==> flow/design.v <==
module clock_converter(board_clk, rst, clk, ce);
input board_clk, rst;
output reg clk;
output ce;
reg a;
always@(posedge board_clk or posedge rst)
	begin
		if (rst)
			begin
				a <= 1'b0;
				clk <= 1'b0;
			end
		else
			begin
				a <= ~a;
				clk <= a;
			end
	end
assign ce = a;
endmodule
module VGA_Controller(board_clk, rst, ce, xCount, yCount, ScreenArea, hsync, vsync, blank_n);
input board_clk, rst, ce;
output reg [9:0]xCount, yCount; 
output reg ScreenArea;  
output hsync, vsync, blank_n;
reg p_hSync, p_vSync; 
localparam [9:0] porchHF = 10'd640;  
localparam [9:0] syncH = 10'd655; 
localparam [9:0] porchHB = 10'd747;  
localparam [9:0] maxH = 10'd793;  
localparam [9:0] porchVF = 10'd480;  
localparam [9:0] syncV = 10'd490;  
localparam [9:0] porchVB = 10'd492;  
localparam [9:0] maxV = 10'd525;  
always@(posedge board_clk or posedge rst)
	begin
		if (rst)
			xCount <= 10'd0;
		else if (ce)
			begin
				if(xCount == maxH)
					xCount <= 10'd0;
				else
					xCount <= xCount + 10'd1;
			end
	end
always@(posedge board_clk or posedge rst)
	begin
		if (rst)
			yCount <= 10'd0;
		else if (ce)
			begin
				if(xCount == maxH)
					begin
						if(yCount == maxV)
							yCount <= 10'd0;
						else
							yCount <= yCount + 10'd1;
					end
			end
	end
always@(posedge board_clk or posedge rst)  
	begin
		if (rst)
			ScreenArea <= 1'b0;
		else if (ce)
			ScreenArea <= ((xCount < porchHF) && (yCount < porchVF)); 
	end
always@(posedge board_clk or posedge rst)  
	begin
		if (rst)
			begin
				p_hSync <= 1'b0;
				p_vSync <= 1'b0;
			end
		else if (ce)
			begin
				p_hSync <= ((xCount >= syncH) && (xCount < porchHB)); 
				p_vSync <= ((yCount >= syncV) && (yCount < porchVB)); 
			end
	end
assign vsync = ~p_vSync; 
assign hsync = ~p_hSync;
assign blank_n = ScreenArea;
endmodule
module blocks(board_clk, rst, ce, xCount, yCount, block);
input board_clk, rst, ce;
input [9:0]xCount;
input [9:0]yCount;
output reg [15:0]block;
localparam [9:0] COL0 = 10'd50, COL1 = 10'd175, COL2 = 10'd300, COL3 = 10'd425;
localparam [9:0] ROW0 = 10'd50, ROW1 = 10'd150, ROW2 = 10'd250, ROW3 = 10'd350;
always@(posedge board_clk or posedge rst) 
	begin
		if (rst)
			block <= 16'd0;
		else if (ce)
			begin
				block[0] <= (xCount > COL0 && xCount < (COL0 + 10'd125)) && (yCount > ROW0 && yCount < (ROW0 + 10'd100));
				block[1] <= (xCount > COL1 && xCount < (COL1 + 10'd125)) && (yCount > ROW0 && yCount < (ROW0 + 10'd100));
				block[2] <= (xCount > COL2 && xCount < (COL2 + 10'd125)) && (yCount > ROW0 && yCount < (ROW0 + 10'd100));
				block[3] <= (xCount > COL3 && xCount < (COL3 + 10'd125)) && (yCount > ROW0 && yCount < (ROW0 + 10'd100));
				block[4] <= (xCount > COL0 && xCount < (COL0 + 10'd125)) && (yCount > ROW1 && yCount < (ROW1 + 10'd100));
				block[5] <= (xCount > COL1 && xCount < (COL1 + 10'd125)) && (yCount > ROW1 && yCount < (ROW1 + 10'd100));
				block[6] <= (xCount > COL2 && xCount < (COL2 + 10'd125)) && (yCount > ROW1 && yCount < (ROW1 + 10'd100));
				block[7] <= (xCount > COL3 && xCount < (COL3 + 10'd125)) && (yCount > ROW1 && yCount < (ROW1 + 10'd100));
				block[8] <= (xCount > COL0 && xCount < (COL0 + 10'd125)) && (yCount > ROW2 && yCount < (ROW2 + 10'd100));
				block[9] <= (xCount > COL1 && xCount < (COL1 + 10'd125)) && (yCount > ROW2 && yCount < (ROW2 + 10'd100));
				block[10] <= (xCount > COL2 && xCount < (COL2 + 10'd125)) && (yCount > ROW2 && yCount < (ROW2 + 10'd100));
				block[11] <= (xCount > COL3 && xCount < (COL3 + 10'd125)) && (yCount > ROW2 && yCount < (ROW2 + 10'd100));
				block[12] <= (xCount > COL0 && xCount < (COL0 + 10'd125)) && (yCount > ROW3 && yCount < (ROW3 + 10'd100));
				block[13] <= (xCount > COL1 && xCount < (COL1 + 10'd125)) && (yCount > ROW3 && yCount < (ROW3 + 10'd100));
				block[14] <= (xCount > COL2 && xCount < (COL2 + 10'd125)) && (yCount > ROW3 && yCount < (ROW3 + 10'd100));
				block[15] <= (xCount > COL3 && xCount < (COL3 + 10'd125)) && (yCount > ROW3 && yCount < (ROW3 + 10'd100));
			end
	end
endmodule
module Runner2048 (board_clk, VGA_R, VGA_G, VGA_B, hsync, vsync, clk, blank_n, rst, inputnums);
input board_clk, rst; 
input [3:0] inputnums; 
output hsync, vsync, clk, blank_n;
wire ce;  
clock_converter clocks(board_clk, rst, clk, ce);  
wire [9:0] xCount; 
wire [9:0] yCount;
wire ScreenArea;
VGA_Controller VGA(board_clk, rst, ce, xCount, yCount, ScreenArea, hsync, vsync, blank_n);
output reg [7:0]VGA_R, VGA_G, VGA_B;
reg R;
reg G;
reg B;
reg Rn, Gn, Bn;  
wire game_over;
wire win;
wire game_over_text = 1'b0;  
wire win_text = 1'b0;  
reg [11:0] row0[3:0];
reg [11:0] row1[3:0];
reg [11:0] row2[3:0];
reg [11:0] row3[3:0];
assign game_over = ((row0[0] !== row0[1]) && (row0[0] !== row1[0]) && (row0[1] !== row1[1]) && (row0[1] !== row0[2]) &&(row0[2] !== row1[2]) &&
	(row0[2] !== row0[3]) && (row0[3] !== row1[3]) && (row1[0] !== row1[1]) && (row1[0] !== row2[0]) && (row1[1] !== row2[1]) && 
	(row1[1] !== row1[2]) && (row1[2] !== row1[3]) && (row1[2] !== row2[2]) && (row1[3] !== row2[3]) && (row2[0] !== row2[1]) && 
	(row2[0] !== row3[0]) && (row2[1] !== row2[2]) && (row2[1] !== row3[1]) && (row2[2] !== row3[2]) && (row2[2] !== row2[3]) && 
	(row2[3] !== row3[3]) && (row3[0] !== row3[1]) && (row3[1] !== row3[2]) && (row3[2] !== row3[3])&&(row0[0] !== 0)&&
	(row0[1] !== 0)&&(row0[2] !== 0)&&(row0[3] !== 0)&&(row1[0] !== 0)&&(row1[1] !== 0)
	&&(row1[2] !== 0)&&(row1[3] !== 0)&&(row2[0] !== 0)&&(row2[1] !== 0)&&(row2[2] !== 0)
	&&(row2[3] !== 0)&&(row3[0] !== 0)&&(row3[1] !== 0)&&(row3[2] !== 0)&&(row3[3] !== 0));
assign win = ((row0[0] == 256) || (row0[1] == 256) || (row0[2] == 256) || (row0[3] == 256) || (row1[0] == 256) || (row1[1] == 256) || (row1[2] == 256) || (row1[3] == 256) || 
(row2[0] == 256) || (row2[1] == 256) || (row2[2] == 256) || (row2[3] == 256) || (row3[0] == 256) || (row3[1] == 256) || (row3[2] == 256) || (row3[3] == 256));
wire [15:0] squares1;
blocks bloc(board_clk, rst, ce, xCount,yCount,squares1);
reg [15:0]squares;
integer i;
integer a;
always @(posedge board_clk or posedge rst)
	begin
		if (rst)
			squares <= 16'd0;
		else if (ce)
			squares <= squares1;
	end
always @(*)
	begin
		if (game_over == 1'b0)
			begin
				if (win == 1'b0)
					begin
						Rn = 1'b0;
						Gn = 1'b0;
						Bn = 1'b0;
						for (i = 0; i < 4; i = i + 1) begin
							if(row0[i] == 0) begin
								Rn = Rn || squares[i];
								Gn = Gn || squares[i];
								Bn = Bn || squares[i];
							end
							else if(row0[i] == 2) begin
								Rn = Rn || squares[i];
							end
							else if(row0[i] == 4) begin
								Bn = Bn || squares[i];
							end
							else if(row0[i] == 8) begin
								Gn = Gn || squares[i];
							end
							else if(row0[i] == 16) begin
								Rn = Rn || squares[i];
								Bn = Bn || squares[i];
							end
							else if(row0[i] == 32) begin
								Rn = Rn || squares[i];
								Gn = Gn || squares[i];
							end
							else if(row0[i] == 64) begin
								Bn = Bn || squares[i];
								Gn = Gn || squares[i];
							end
							else if(row0[i] == 128) begin
								Bn = Bn;
								Gn = Gn;
								Rn = Rn;
							end
						end   
						i = 0;
						for (i = 0; i < 4; i = i + 1) begin
							if(row1[i] == 0) begin
								Rn = Rn || squares[i + 4];
								Gn = Gn || squares[i + 4];
								Bn = Bn || squares[i + 4];
							end
							else if(row1[i] == 2) begin
								Rn = Rn || squares[i + 4];
							end
							else if(row1[i] == 4) begin
								Bn = Bn || squares[i + 4];
							end
							else if(row1[i] == 8) begin
								Gn = Gn || squares[i + 4];
							end
							else if(row1[i] == 16) begin
								Rn = Rn || squares[i + 4];
								Bn = Bn || squares[i + 4];
							end
							else if(row1[i] == 32) begin
								Rn = Rn || squares[i + 4];
								Gn = Gn || squares[i + 4];
							end
							else if(row1[i] == 64) begin
								Bn = Bn || squares[i + 4];
								Gn = Gn || squares[i + 4];
							end
							else if(row1[i] == 128) begin
								Bn = Bn;
								Gn = Gn;
								Rn = Rn;
							end
						end   
						for (i = 0; i < 4; i = i + 1) begin
							if(row2[i] == 0) begin
								Rn = Rn || squares[i + 8];
								Gn = Gn || squares[i + 8];
								Bn = Bn || squares[i + 8];
							end
							else if(row2[i] == 2) begin
								Rn = Rn || squares[i + 8];
							end
							else if(row2[i] == 4) begin
								Bn = Bn || squares[i + 8];
							end
							else if(row2[i] == 8) begin
								Gn = Gn || squares[i + 8];
							end
							else if(row2[i] == 16) begin
								Rn = Rn || squares[i + 8];
								Bn = Bn || squares[i + 8];
							end
							else if(row2[i] == 32) begin
								Rn = Rn || squares[i + 8];
								Gn = Gn || squares[i + 8];
							end
							else if(row2[i] == 64) begin
								Bn = Bn || squares[i + 8];
								Gn = Gn || squares[i + 8];
							end
							else if(row2[i] == 128) begin
								Bn = Bn;
								Gn = Gn;
								Rn = Rn;
							end
						end   
						for (i = 0; i < 4; i = i + 1) begin
							if(row3[i] == 0) begin
								Rn = Rn || squares[i + 12];
								Gn = Gn || squares[i + 12];
								Bn = Bn || squares[i + 12];
							end
							else if(row3[i] == 2) begin
								Rn = Rn || squares[i + 12];
							end
							else if(row3[i] == 4) begin
								Bn = Bn || squares[i + 12];
							end
							else if(row3[i] == 8) begin
								Gn = Gn || squares[i + 12];
							end
							else if(row3[i] == 16) begin
								Rn = Rn || squares[i + 12];
								Bn = Bn || squares[i + 12];
							end
							else if(row3[i] == 32) begin
								Rn = Rn || squares[i + 12];
								Gn = Gn || squares[i + 12];
							end
							else if(row3[i] == 64) begin
								Bn = Bn || squares[i + 12];
								Gn = Gn || squares[i + 12];
							end
							else if(row3[i] == 128) begin
								Bn = Bn;
								Gn = Gn;
								Rn = Rn;
							end
						end   
					end
				else
					begin
						Rn = 1'b0;
						Gn = ScreenArea & !win_text;
						Bn = 1'b0;
					end
			end
		else
			begin
				Rn = ScreenArea & !game_over_text;
				Gn = 1'b0;
				Bn = 1'b0;
			end
	end
always @(posedge board_clk or posedge rst)
	begin
		if (rst)
			begin
				R <= 1'b0;
				G <= 1'b0;
				B <= 1'b0;
			end
		else if (ce)
			begin
				R <= Rn;
				G <= Gn;
				B <= Bn;
			end
	end
reg [2:0] state;
reg [3:0] NS;
reg [3:0] inputnumbers;
reg ran;  
reg terminate;  
reg terminate_q;  
parameter START = 3'b000,
          MOVEUP = 3'b001,
          MOVEDOWN = 3'b010,
          MOVELEFT = 3'b011,
          MOVERIGHT = 3'b100,
			 REVERSETRANSLATE = 3'b101,
			 CHECK = 3'b111; 
reg [11:0] vert0[3:0];
reg [11:0] vert1[3:0];
reg [11:0] vert2[3:0];
reg [11:0] vert3[3:0];
always @ (posedge board_clk, posedge rst) 
	begin 
	if(rst)  begin 
	row0[0] <= 12'd0; 
	row0[1] <= 12'd0; 
	row0[2] <= 12'd0; 
	row0[3] <= 12'd0; 
	row1[0] <= 12'd0; 
	row1[1] <= 12'd0; 
	row1[2] <= 12'd0; 
	row1[3] <= 12'd0; 
	row2[0] <= 12'd0; 
	row2[1] <= 12'd0; 
	row2[2] <= 12'd0; 
	row2[3] <= 12'd0; 
	row3[0] <= 12'd0; 
	row3[1] <= 12'd0; 
	row3[2] <= 12'd0; 
	row3[3] <= 12'd0; 
	ran = 0;
	terminate = 0;
	terminate_q <= 1'b0;
	NS <= START;
 vert0[0] <= 12'd0;  
			  vert0[1] <= 12'd0; 
			  vert0[2] <= 12'd0; 
			  vert0[3] <= 12'd0; 
			  vert1[0] <= 12'd0; 
			  vert1[1] <= 12'd0; 
			  vert1[2] <= 12'd0; 
			  vert1[3] <= 12'd0; 
			  vert2[0] <= 12'd0; 
			  vert2[1] <= 12'd0; 
			  vert2[2] <= 12'd0; 
			  vert2[3] <= 12'd0; 
			  vert3[0] <= 12'd0; 
			  vert3[1] <= 12'd0; 
			  vert3[2] <= 12'd0; 
			  vert3[3] <= 12'd0; 
	end 
	else begin 
	ran = 0;
	terminate = terminate_q;
	case (state) 
		START: begin 
			case(inputnums)
				4'b0111: begin 
					NS <= MOVEUP;
					end 
				4'b1011: begin 
					NS <= MOVEDOWN;
					end 
				4'b1101: begin 
					NS <= MOVELEFT;
					end 
				4'b1110: begin 
				   NS <= MOVERIGHT;
					end 
				default: begin 
				    vert0[0] <= row0[0]; 
			  vert0[1] <= row1[0];
			  vert0[2] <= row2[0];
			  vert0[3] <= row3[0];
			  vert1[0] <= row0[1];
			  vert1[1] <= row1[1];
			  vert1[2] <= row2[1];
			  vert1[3] <= row3[1];
			  vert2[0] <= row0[2];
			  vert2[1] <= row1[2];
			  vert2[2] <= row2[2];
			  vert2[3] <= row3[2];
			  vert3[0] <= row0[3];
			  vert3[1] <= row1[3];
			  vert3[2] <= row2[3];
			  vert3[3] <= row3[3];
					ran = 0;
					NS <= START; 
					terminate = 0;
					end 
				endcase
		   end 
		REVERSETRANSLATE: begin 
			row0[0] <= vert0[0];
			row0[1] <= vert1[0]; 
			row0[2] <= vert2[0]; 
			row0[3] <= vert3[0]; 
			row1[0] <= vert0[1];
			row1[1] <= vert1[1]; 
			row1[2] <= vert2[1]; 
			row1[3] <= vert3[1]; 
			row2[0] <= vert0[2]; 
			row2[1] <= vert1[2]; 
			row2[2] <= vert2[2]; 
			row2[3] <= vert3[2]; 
			row3[0] <= vert0[3]; 
			row3[1] <= vert1[3]; 
			row3[2] <= vert2[3]; 
			row3[3] <= vert3[3]; 
			 terminate = 0;
			NS <= CHECK; 
		end 
		MOVEUP: begin 
						for (a = 0; a < 3; a = a + 1) begin
						  if (((vert0[a] == 12'd0) || (vert0[a] == vert0[a + 1]))&&!(vert0[a] + vert0[a+1] == 12'd0)&&!(terminate)) begin
							 vert0[a] <= vert0[a] + vert0[a + 1];
							 vert0[a + 1] <= 12'd0;
							 ran = 1;
							 terminate  = 1;
						  end
						  end 
						for (a = 0; a < 3; a = a + 1) begin
						  if (((vert1[a] == 12'd0) || (vert1[a] == vert1[a + 1]))&&!(vert1[a] + vert1[a+1] == 12'd0)&&!(terminate) ) begin
							 vert1[a] <= vert1[a] + vert1[a + 1];
							 vert1[a + 1] <= 12'd0;
							 ran = 1;
							 terminate = 1;
						  end
						 end 
						 for (a = 0; a < 3; a = a + 1) begin
						  if (((vert2[a] == 12'd0) || (vert2[a] == vert2[a + 1]))&&!(vert2[a] + vert2[a+1] == 12'd0)&&!(terminate) ) begin
							 vert2[a] <= vert2[a] + vert2[a + 1];
							 vert2[a + 1] <= 12'd0;
							 ran = 1;
							 terminate = 1;
						  end
						 end 
						 for (a = 0; a < 3; a = a + 1) begin
						  if (((vert3[a] == 12'd0) || (vert3[a] == vert3[a + 1]))&&!(vert3[a] + vert3[a+1] == 12'd0)&&!(terminate)) begin
							 vert3[a] <= vert3[a] + vert3[a + 1];
							 vert3[a + 1] <= 12'd0;
							 ran = 1;
							 terminate = 1;
						  end
						 end 
						if(ran == 1) begin 
						 NS <= MOVEUP; 
						 ran = 0;
						 terminate = 0;
						 end 
						 else begin 
						  terminate = 0;
						 NS <= REVERSETRANSLATE;
						end 
		end 
		MOVEDOWN: begin 
		   for (a = 3; a > 0; a = a - 1) begin
			 if (((vert0[a] == 12'd0) || (vert0[a] == vert0[a - 1])) && !(vert0[a] + vert0[a - 1] == 12'd0) && !(terminate)) begin
				vert0[a] <= vert0[a] + vert0[a - 1];
				vert0[a - 1] <= 12'd0;
				ran = 1;
				terminate = 1;
			 end
		  end
		  for (a = 3; a > 0; a = a - 1) begin
			 if (((vert1[a] == 12'd0) || (vert1[a] == vert1[a - 1])) && !(vert1[a] + vert1[a - 1] == 12'd0) && !(terminate)) begin
				vert1[a] <= vert1[a] + vert1[a - 1];
				vert1[a - 1] <= 12'd0;
				ran = 1;
				terminate = 1;
			 end
		  end
		  for (a = 3; a > 0; a = a - 1) begin
			 if (((vert2[a] == 12'd0) || (vert2[a] == vert2[a - 1])) && !(vert2[a] + vert2[a - 1] == 12'd0) && !(terminate)) begin
				vert2[a] <= vert2[a] + vert2[a - 1];
				vert2[a - 1] <= 12'd0;
				ran = 1;
				terminate = 1;
			 end
		  end
		  for (a = 3; a > 0; a = a - 1) begin
			 if (((vert3[a] == 12'd0) || (vert3[a] == vert3[a - 1])) && !(vert3[a] + vert3[a - 1] == 12'd0) && !(terminate)) begin
				vert3[a] <= vert3[a] + vert3[a - 1];
				vert3[a - 1] <= 12'd0;
				ran = 1;
				terminate = 1;
			 end
		  end
		  if(ran == 1) begin 
			 NS <= MOVEDOWN;
			 ran = 0;
			 terminate = 0;
		  end else begin
			 NS <= REVERSETRANSLATE;
			 terminate = 0;
		  end
		end
		MOVELEFT: begin
						for (a = 0; a < 3; a = a + 1) begin
						  if (((row0[a] == 12'd0) || (row0[a] == row0[a + 1]))&&!(row0[a] + row0[a+1] == 12'd0)&&!(terminate)) begin
							 row0[a] <= row0[a] + row0[a + 1];
							 row0[a + 1] <= 12'd0;
							 ran = 1;
							 terminate  = 1;
						  end
						  end 
						for (a = 0; a < 3; a = a + 1) begin
						  if (((row1[a] == 12'd0) || (row1[a] == row1[a + 1]))&&!(row1[a] + row1[a+1] == 12'd0)&&!(terminate) ) begin
							 row1[a] <= row1[a] + row1[a + 1];
							 row1[a + 1] <= 12'd0;
							 ran = 1;
							 terminate = 1;
						  end
						 end 
						 for (a = 0; a < 3; a = a + 1) begin
						  if (((row2[a] == 12'd0) || (row2[a] == row2[a + 1]))&&!(row2[a] + row2[a+1] == 12'd0)&&!(terminate) ) begin
							 row2[a] <= row2[a] + row2[a + 1];
							 row2[a + 1] <= 12'd0;
							 ran = 1;
							 terminate = 1;
						  end
						 end 
						 for (a = 0; a < 3; a = a + 1) begin
						  if (((row3[a] == 12'd0) || (row3[a] == row3[a + 1]))&&!(row3[a] + row3[a+1] == 12'd0)&&!(terminate)) begin
							 row3[a] <= row3[a] + row3[a + 1];
							 row3[a + 1] <= 12'd0;
							 ran = 1;
							 terminate = 1;
						  end
						 end 
						if(ran == 1) begin 
						 NS <= MOVELEFT; 
						 ran = 0;
						 terminate = 0;
						 end 
						 else begin 
						  terminate = 0;
						 NS <= CHECK;
						end 
		end
		MOVERIGHT: begin
		  for (a = 3; a > 0; a = a - 1) begin
			 if (((row0[a] == 12'd0) || (row0[a] == row0[a - 1])) && !(row0[a] + row0[a - 1] == 12'd0) && !(terminate)) begin
				row0[a] <= row0[a] + row0[a - 1];
				row0[a - 1] <= 12'd0;
				ran = 1;
				terminate = 1;
			 end
		  end
		  for (a = 3; a > 0; a = a - 1) begin
			 if (((row1[a] == 12'd0) || (row1[a] == row1[a - 1])) && !(row1[a] + row1[a - 1] == 12'd0) && !(terminate)) begin
				row1[a] <= row1[a] + row1[a - 1];
				row1[a - 1] <= 12'd0;
				ran = 1;
				terminate = 1;
			 end
		  end
		  for (a = 3; a > 0; a = a - 1) begin
			 if (((row2[a] == 12'd0) || (row2[a] == row2[a - 1])) && !(row2[a] + row2[a - 1] == 12'd0) && !(terminate)) begin
				row2[a] <= row2[a] + row2[a - 1];
				row2[a - 1] <= 12'd0;
				ran = 1;
				terminate = 1;
			 end
		  end
		  for (a = 3; a > 0; a = a - 1) begin
			 if (((row3[a] == 12'd0) || (row3[a] == row3[a - 1])) && !(row3[a] + row3[a - 1] == 12'd0) && !(terminate)) begin
				row3[a] <= row3[a] + row3[a - 1];
				row3[a - 1] <= 12'd0;
				ran = 1;
				terminate = 1;
			 end
		  end
		  if(ran == 1) begin 
			 NS <= MOVERIGHT;
			 ran = 0;
			 terminate = 0;
		  end else begin
			 NS <= CHECK;
			 terminate = 0;
		  end
		end
		CHECK: begin
		if( inputnums == 4'b1111) begin 
			if(row0[0] == 0 || row0[1] == 0 || row0[2] == 0 || row0[3] == 0) begin
				for (a = 0; a < 4; a = a + 1) begin
						  if ((row0[a] == 0) && !(terminate)) begin
							row0[a] <= 12'd2;;
							terminate = 1;
						  end
				 end 
				 NS <= START; 
			end 
			else if(row1[0] == 0 || row1[1] == 0 || row1[2] == 0 || row1[3] == 0) begin
				for (a = 0; a < 4; a = a + 1) begin
						  if ((row1[a] == 0) && !(terminate)) begin
							row1[a] <= 12'd2;;
							terminate = 1;
						  end
				 end 
				 NS <= START; 
			end 
			else if(row2[0] == 0 || row2[1] == 0 || row2[2] == 0 || row2[3] == 0) begin
				for (a = 0; a < 4; a = a + 1) begin
						  if ((row2[a] == 0) && !(terminate)) begin
							row2[a] <= 12'd2;;
							terminate = 1;
						  end
				 end 
				 NS <= START; 
			end 
			else if(row3[0] == 0 || row3[1] == 0 || row3[2] == 0 || row3[3] == 0) begin
				for (a = 0; a < 4; a = a + 1) begin
						  if ((row3[a] == 0) && !(terminate)) begin
							row3[a] <= 12'd2;
							terminate = 1;
						  end
				 end
				NS <= START; 
			end 
			else begin 
			NS <= START;
		end 
		end 
		else 
		begin 
		NS<= CHECK;
		end
		end
	endcase 
	terminate_q <= terminate;
	end 
	end 
always @ (posedge board_clk, posedge rst) 
	begin 
	if(rst)  begin 
	state <= START;
	end 
	else begin 
	state <= NS; 
	end 
	end 
always @ (posedge board_clk or posedge rst)
	begin
		if (rst)
			begin
				VGA_R <= 8'd0;
				VGA_G <= 8'd0;
				VGA_B <= 8'd0;
			end
		else if (ce)
			begin
				VGA_R <= {8{R}};
				VGA_G <= {8{G}};
				VGA_B <= {8{B}};
			end
	end 
endmodule
# --- Reports on Runner2048 ---
# Module Runner2048 before and after one edit of its RTL, step after step.
# Lines under "before" count in the file above, lines under "after" in the edited file.
# "delta" is "after" less "before", of the values as shown; "rel_change_pct" is that difference over "before", in percent.
# Cell names lack the library's common part.
design:
  top: "Runner2048"
  clock: "board_clk"
  lib: "sky130hd"
  lib_corner: "tt_025C_1v80"

# --- Diff ---
# The edit as a unified diff against the file above.
# The edit is scripted: it alters the design's behaviour and was not made to optimise anything.
# begin of diff
@@ -497,5 +497,5 @@
 		   for (a = 3; a > 0; a = a - 1) begin
 			 if (((vert0[a] == 12'd0) || (vert0[a] == vert0[a - 1])) && !(vert0[a] + vert0[a - 1] == 12'd0) && !(terminate)) begin
-				vert0[a] <= vert0[a] + vert0[a - 1];
+				vert0[a] <= vert0[a] - vert0[a - 1];
 				vert0[a - 1] <= 12'd0;
 				ran = 1;
# end of diff

# --- Word level ---
# Source: Yosys, flattened and elaborated. Widths are those after wreduce. Registers that Yosys merges into a memory's read port (data or address) are not register bits. Print and check cells do not count.
word_totals:
  columns: ["item", "before", "after", "delta", "rel_change_pct"]
  rows:
  - ["register_bits", 454, 454, 0, 0.00]
  - ["input_bits", 6, 6, 0, 0.00]
  - ["elab_cells", 1752, 1755, 3, 0.17]
classes:
  columns: ["item", "before", "after", "delta", "rel_change_pct"]
  rows:
  - ["addsub", 26, 29, 3, 11.54]
  - ["n_cmp", 22, 22, 0, 0.00]
  - ["eq_ne", 303, 303, 0, 0.00]
  - ["muxes", 857, 857, 0, 0.00]
  - ["logic", 3, 3, 0, 0.00]
  - ["reduce_and_logical", 476, 476, 0, 0.00]
ops:
  columns: ["cell", "before", "after", "delta", "rel_change_pct"]
  rows:
  - ["12-bit subtractor", 0, 3, 3, null]
  - ["1-bit 2-to-1 mux", 631, 631, 0, 0.00]
  - ["12-bit 2-to-1 mux", 184, 184, 0, 0.00]
  - ["1-bit logical AND", 178, 178, 0, 0.00]
  - ["1-bit logical OR", 120, 120, 0, 0.00]
  - ["1-bit zero test", 81, 81, 0, 0.00]
  - ["2-bit inequality test (second input constant)", 57, 57, 0, 0.00]
  - ["12-bit zero test", 56, 56, 0, 0.00]
  - ["12-bit == test", 48, 48, 0, 0.00]
  - ["3-bit inequality test (second input constant)", 32, 32, 0, 0.00]
  - ["12-bit adder", 24, 24, 0, 0.00]
  - ["12-bit !== test", 24, 24, 0, 0.00]
  - ["4-bit AND reduction", 17, 17, 0, 0.00]
  - ["12-bit by 2-bit == test with 1-bit output (second input constant)", 16, 16, 0, 0.00]
  - ["12-bit by 3-bit == test with 1-bit output (second input constant)", 16, 16, 0, 0.00]
  - ["12-bit by 4-bit == test with 1-bit output (second input constant)", 16, 16, 0, 0.00]
  - ["12-bit by 5-bit == test with 1-bit output (second input constant)", 16, 16, 0, 0.00]
  - ["12-bit by 6-bit == test with 1-bit output (second input constant)", 16, 16, 0, 0.00]
  - ["12-bit by 7-bit == test with 1-bit output (second input constant)", 16, 16, 0, 0.00]
  - ["12-bit by 9-bit == test with 1-bit output (second input constant)", 16, 16, 0, 0.00]
  - ["12-bit by 1-bit !== test with 1-bit output (second input constant)", 16, 16, 0, 0.00]
  - ["12-bit parallel mux with 3-bit select", 16, 16, 0, 0.00]
  - ["12-bit parallel mux with 4-bit select", 16, 16, 0, 0.00]
  - ["10-bit by 9-bit < comparator with 1-bit output (second input constant)", 6, 6, 0, 0.00]
  - ["4-bit == test (second input constant)", 4, 4, 0, 0.00]
  - ["3-bit 2-to-1 mux", 4, 4, 0, 0.00]
  - ["6-bit AND reduction", 4, 4, 0, 0.00]
  - ["7-bit AND reduction", 4, 4, 0, 0.00]
# The list need not be complete.

# --- Depth ---
# Yosys ltp: most cells in a row. Word level: on the elaborated netlist, between registers, memories and ports. Mapped: between sequential cells and ports; inverters and the memories' decode and read muxes count.
logic_depth:
  columns: ["item", "before", "after", "delta", "rel_change_pct"]
  rows:
  - ["ltp_word", 191, 191, 0, 0.00]
  - ["ABC_AREA", "0", "0", null, null]
  - ["mapped_depth", 15, 17, 2, 13.33]

# --- After synthesis ---
# The flow's flattened synthesis, as Yosys stat reports it; memories are mapped. The netlist is that of the ABC_AREA named above (0 if unset); the other value can give another one.
types:
  columns: ["cell_type", "before", "after", "delta", "rel_change_pct"]
  rows:
  - ["nand2_1", 374, 425, 51, 13.64]
  - ["xnor2_1", 199, 245, 46, 23.12]
  - ["mux2_2", 326, 283, -43, -13.19]
  - ["nor2_1", 272, 314, 42, 15.44]
  - ["ha_1", 271, 304, 33, 12.18]
  - ["xor2_1", 181, 148, -33, -18.23]
  - ["a221oi_1", 9, 41, 32, 355.56]
  - ["inv_1", 197, 221, 24, 12.18]
  - ["o221ai_1", 50, 74, 24, 48.00]
  - ["o31ai_1", 19, 43, 24, 126.32]
  - ["nand4_1", 75, 98, 23, 30.67]
  - ["a21oi_1", 268, 289, 21, 7.84]
  - ["clkbuf_1", 265, 284, 19, 7.17]
  - ["a22oi_1", 93, 75, -18, -19.35]
  - ["a211oi_1", 69, 87, 18, 26.09]
  - ["nand3_1", 129, 112, -17, -13.18]
  - ["buf_2", 12, 29, 17, 141.67]
  - ["or3_1", 45, 60, 15, 33.33]
# The list need not be complete.
synth_totals:
  columns: ["item", "before", "after", "delta", "rel_change_pct"]
  rows:
  - ["stdcells", 5127, 5442, 315, 6.14]
  - ["area_um2", 43787.0, 45591.2, 1804.2, 4.12]
  - ["seq_area_um2", 11360.9, 11360.9, 0.0, 0.00]
  - ["ffs", 454, 454, 0, 0.00]
# By module: a second synthesis without flattening, with its own total; a netlist apart from the flattened one above.
hier_totals:
  columns: ["item", "before", "after", "delta", "rel_change_pct"]
  rows:
  - ["cells_unflattened", 5119, 5501, 382, 7.46]
  - ["hier_area_um2", 43585.6, 44491.4, 905.8, 2.08]
# Rows give one instance, submodules left out.
modules_before:
  columns: ["mod", "instances", "cells", "area_um2", "mod_seq_area_um2"]
  rows:
  - ["Runner2048", 1, 4890, 41304.6, 10334.9]
  - ["VGA_Controller", 1, 120, 1198.6, 575.6]
  - ["blocks", 1, 105, 1024.7, 400.4]
  - ["clock_converter", 1, 4, 57.6, 50.0]
modules_after:
  columns: ["mod", "instances", "cells", "area_um2", "mod_seq_area_um2"]
  rows:
  - ["Runner2048", 1, 5267, 42264.3, 10334.9]
  - ["VGA_Controller", 1, 120, 1198.6, 575.6]
  - ["blocks", 1, 110, 970.9, 400.4]
  - ["clock_converter", 1, 4, 57.6, 50.0]

# --- Worst setup path after synthesis ---
# Source: OpenSTA report_checks on the synthesized netlist (no wires, ideal clock, input and output delay 20% of the period each), path of least setup slack; recovery checks are left aside. Register names are those of the netlist, which keeps one name where synthesis merged equal registers.
synth_timing:
  columns: ["item", "before", "after", "delta", "rel_change_pct"]
  rows:
  - ["kind", "input port to flip-flop", "input port to flip-flop", null, null]
  - ["from", "input port inputnums[1]", "input port inputnums[1]", null, null]
  - ["to", "register vert1[0][0]", "register row2[2][0]", null, null]
  - ["clock_period_ns", 20.0, 20.0, 0.0, 0.00]
  - ["input_delay_ns", 4.000, 4.000, 0.000, 0.00]
  - ["setup_time_ns", 0.125, 0.125, 0.000, null]
  - ["t_first_pin_ns", 4.000, 4.000, 0.000, 0.00]
  - ["t_arrival_ns", 6.073, 6.290, 0.217, 3.57]
  - ["t_required_ns", 19.875, 19.875, 0.000, 0.00]
  - ["path_slack_ns", 13.802, 13.585, -0.217, null]
  - ["path_delay_ns", 2.198, 2.415, 0.217, 9.87]
  - ["stages", 10, 9, -1, -10.00]
  - ["path_buffers", 3, 2, -1, -33.33]
  - ["synth_period_reached_ns", 6.198, 6.415, 0.217, 3.50]
# "path_delay_ns" = arrival - input delay + setup time.
# "stages": output pins that drive a net of the path, with the launching flip-flop's if there is one; two outputs of one cell count as two.
# "synth_period_reached_ns" = period - worst setup slack (recovery checks aside). The figure is calculated, with input and output delays left at 20% of the set period.
# Between the ends stands the longest chain of elaborated cells between them, by number of cells; it is not shown to be the way that was timed. Of several equally long chains one is given.
# Each line given opens the expression or statement behind the cell; cells for indexed reads and writes are added by Yosys, which also makes memories of some case tables.
# At most two assigning lines are given for a register; there are more.
synth_between_before:
  path_cell_list: "clkbuf_1 xnor2_1 a21oi_1 a21oi_1 or3_1 and3_1 clkbuf_1 o211ai_1 clkbuf_1 mux2_2"
  elab_chain_len: 4
  cells_between: 9
  lines_between: 2
  cone_classes: "eq/ne: 5; mux: 2; reduce/logical: 2"
synth_lines_before:
  columns: ["item", "line", "source"]
  rows:
  - ["start, declared", 120, "input [3:0] inputnums;"]
  - ["4-bit == test", 397, "case(inputnums)"]
  - ["4-bit OR reduction", null, null]
  - ["12-bit 2-to-1 mux", 397, null]
  - ["12-bit parallel mux with 3-bit select", 395, "case (state)"]
  - ["end, assigned", 415, "vert1[0] <= row0[1];"]
  - ["end, assigned", 464, "vert1[a] <= vert1[a] + vert1[a + 1];"]
  - ["end, declared", 349, "reg [11:0] vert1[3:0];"]
synth_between_after:
  path_cell_list: "clkbuf_1 and4_1 nand2_1 or4_1 o31ai_1 a21oi_1 a2111oi_4 buf_4 mux2_2"
  elab_chain_len: 19
  cells_between: 22
  lines_between: 6
  cone_classes: "eq/ne: 3; mux: 14; reduce/logical: 5"
synth_lines_after:
  columns: ["item", "line", "source"]
  rows:
  - ["start, declared", 120, "input [3:0] inputnums;"]
  - ["4-bit == test", 624, "if( inputnums == 4'b1111) begin"]
  - ["1-bit 2-to-1 mux", 624, null]
  - ["1-bit 2-to-1 mux", 395, "case (state)"]
  - ["1-bit zero test", 645, "if ((row2[a] == 0) && !(terminate)) begin"]
  - ["1-bit logical AND", 645, null]
  - ["1-bit 2-to-1 mux", 645, null]
  - ["1-bit 2-to-1 mux", 643, "else if(row2[0] == 0 || row2[1] == 0 || row2[2] == 0 || row2[3] == 0) begin"]
  - ["[... 5 more ...]", null, null]
  - ["1-bit logical AND", 645, null]
  - ["12-bit 2-to-1 mux", 645, null]
  - ["12-bit 2-to-1 mux", 643, null]
  - ["12-bit 2-to-1 mux", 634, "else if(row1[0] == 0 || row1[1] == 0 || row1[2] == 0 || row1[3] == 0) begin"]
  - ["12-bit 2-to-1 mux", 625, "if(row0[0] == 0 || row0[1] == 0 || row0[2] == 0 || row0[3] == 0) begin"]
  - ["12-bit 2-to-1 mux", 624, null]
  - ["12-bit parallel mux with 4-bit select", 395, null]
  - ["end, assigned", 444, "row2[2] <= vert2[2];"]
  - ["end, assigned", 557, "row2[a] <= row2[a] + row2[a + 1];"]
  - ["end, declared", 139, "reg [11:0] row2[3:0];"]

# --- Worst path after layout ---
# From the final timing report of the runs of pair 1: the path of least setup slack in the routed layout; clock arrival at registers is part of the times.
layout_timing:
  columns: ["item", "before", "after", "delta", "rel_change_pct"]
  rows:
  - ["kind", "flip-flop to flip-flop", "flip-flop to flip-flop", null, null]
  - ["from", "register vert0[2][0]", "register vert1[2][0]", null, null]
  - ["to", "register vert3[2][5]", "register vert3[2][1]", null, null]
  - ["clock_period_ns", 7.3, 7.3, 0.0, 0.00]
  - ["setup_time_ns", 0.11, 0.11, 0.00, null]
  - ["t_first_pin_ns", 0.68, 0.71, 0.03, 4.41]
  - ["t_arrival_ns", 6.88, 7.00, 0.12, 1.74]
  - ["t_required_ns", 7.87, 7.89, 0.02, 0.25]
  - ["path_slack_ns", 0.99, 0.89, -0.10, null]
  - ["stages", 14, 14, 0, 0.00]
  - ["path_buffers", 0, 0, 0, null]
# Between the ends stands the longest chain of elaborated cells between them, by number of cells; it is not shown to be the way that was timed. Of several equally long chains one is given.
# At most two assigning lines are given for a register; there are more.
layout_between_before:
  path_cell_list: "dfrtp_1 ha_1 fa_1 a211oi_1 o211ai_1 a41oi_1 xnor2_1 or3_1 o31ai_1 and3_1 nand3_1 or3b_1 a211oi_2 mux2_2"
  elab_chain_len: 47
  cells_between: 109
  cone_classes: "add/sub: 2; eq/ne: 6; mux: 45; reduce/logical: 56"
layout_lines_before:
  columns: ["item", "line", "source"]
  rows:
  - ["start, declared", 348, "reg [11:0] vert0[3:0];"]
  - ["start, assigned", 413, "vert0[2] <= row2[0];"]
  - ["start, assigned", 456, "vert0[a] <= vert0[a] + vert0[a + 1];"]
  - ["12-bit adder", 498, "if (((vert0[a] == 12'd0) || (vert0[a] == vert0[a - 1])) && !(vert0[a] + vert0[a - 1] == 12'd0) && !(terminate) ..."]
  - ["12-bit zero test", 498, null]
  - ["1-bit zero test", 498, null]
  - ["1-bit logical AND x2", 498, null]
  - ["1-bit 2-to-1 mux", 498, null]
  - ["1-bit 2-to-1 mux", 395, "case (state)"]
  - ["1-bit zero test", 498, null]
  - ["[... 32 more ...]", null, null]
  - ["1-bit logical AND", 522, "if (((vert3[a] == 12'd0) || (vert3[a] == vert3[a - 1])) && !(vert3[a] + vert3[a - 1] == 12'd0) && !(terminate) ..."]
  - ["1-bit 2-to-1 mux", 522, null]
  - ["1-bit 2-to-1 mux", 395, null]
  - ["1-bit zero test", 522, null]
  - ["1-bit logical AND", 522, null]
  - ["12-bit 2-to-1 mux", 522, null]
  - ["12-bit parallel mux with 3-bit select", 395, null]
  - ["end, assigned", 425, "vert3[2] <= row2[3];"]
  - ["end, assigned", 480, "vert3[a] <= vert3[a] + vert3[a + 1];"]
  - ["end, declared", 351, "reg [11:0] vert3[3:0];"]
layout_between_after:
  path_cell_list: "dfrtp_1 ha_1 fa_1 a211oi_1 o21ai_0 a31oi_2 nor4_1 or3_4 o41ai_2 o2111ai_1 or4_1 o21ai_0 o311a_1 mux2_2"
  elab_chain_len: 35
  cells_between: 85
  cone_classes: "add/sub: 2; eq/ne: 6; mux: 33; reduce/logical: 44"
layout_lines_after:
  columns: ["item", "line", "source"]
  rows:
  - ["start, declared", 349, "reg [11:0] vert1[3:0];"]
  - ["start, assigned", 417, "vert1[2] <= row2[1];"]
  - ["start, assigned", 464, "vert1[a] <= vert1[a] + vert1[a + 1];"]
  - ["12-bit adder", 506, "if (((vert1[a] == 12'd0) || (vert1[a] == vert1[a - 1])) && !(vert1[a] + vert1[a - 1] == 12'd0) && !(terminate) ..."]
  - ["12-bit zero test", 506, null]
  - ["1-bit zero test", 506, null]
  - ["1-bit logical AND x2", 506, null]
  - ["1-bit 2-to-1 mux", 506, null]
  - ["1-bit 2-to-1 mux", 395, "case (state)"]
  - ["1-bit zero test", 506, null]
  - ["[... 20 more ...]", null, null]
  - ["1-bit logical AND", 522, "if (((vert3[a] == 12'd0) || (vert3[a] == vert3[a - 1])) && !(vert3[a] + vert3[a - 1] == 12'd0) && !(terminate) ..."]
  - ["1-bit 2-to-1 mux", 522, null]
  - ["1-bit 2-to-1 mux", 395, null]
  - ["1-bit zero test", 522, null]
  - ["1-bit logical AND", 522, null]
  - ["12-bit 2-to-1 mux", 522, null]
  - ["12-bit parallel mux with 3-bit select", 395, null]
  - ["end, assigned", 425, "vert3[2] <= row2[3];"]
  - ["end, assigned", 480, "vert3[a] <= vert3[a] + vert3[a + 1];"]
  - ["end, declared", 351, "reg [11:0] vert3[3:0];"]

# --- Layout results ---
# Runs of the flow (Yosys, OpenROAD) on both versions; the two runs of a pair have the same settings. The constraints put input and output delay at 20% of the set period each and load the outputs with 0.01 pF.
settings_pair_1:
  period_ns: 7.3
  CAP_MARGIN: 20
  CORE_MARGIN: 2
  CORE_UTILIZATION: 40
  SLEW_MARGIN: 20
results_pair_1:
  columns: ["item", "before", "after", "delta", "rel_change_pct"]
  rows:
  - ["synthesis_area_um2", 43787.0, 45591.2, 1804.2, 4.12]
  - ["die_um2", 112131.0, 116694.0, 4563.0, 4.07]
  - ["utilization_frac", 0.438, 0.438, 0.000, null]
  - ["final_setup_ws_ns", 0.990, 0.893, -0.097, null]
  - ["timing.setup.tns_ns", 0.000, 0.000, 0.000, null]
  - ["clock_period_reached_ns", 6.310, 6.407, 0.097, 1.54]
settings_pair_2:
  CAP_MARGIN: 30
  CORE_ASPECT_RATIO: 1.33
  CORE_UTILIZATION: 27
  GPL_TIMING_DRIVEN: 1
  MAX_ROUTING_LAYER: "met4"
  MIN_ROUTING_LAYER: "met2"
  PLACE_DENSITY_LB_ADDON: 0.1
  period_ns: 4.47
  CORE_MARGIN: 2
  SLEW_MARGIN: 20
results_pair_2:
  columns: ["item", "before", "after", "delta", "rel_change_pct"]
  rows:
  - ["synthesis_area_um2", 43787.0, 45591.2, 1804.2, 4.12]
  - ["die_um2", 165443.0, 172195.0, 6752.0, 4.08]
  - ["utilization_frac", 0.373, 0.382, 0.009, null]
  - ["final_setup_ws_ns", -0.364, -0.407, -0.043, null]
  - ["timing.setup.tns_ns", -33.486, -37.990, -4.504, null]
  - ["clock_period_reached_ns", 4.834, 4.877, 0.043, 0.89]
# "clock_period_reached_ns": clock period set for the run, less the worst setup slack. It is reckoned from that one timing run; input and output delays stay at 20% of the period that was set.
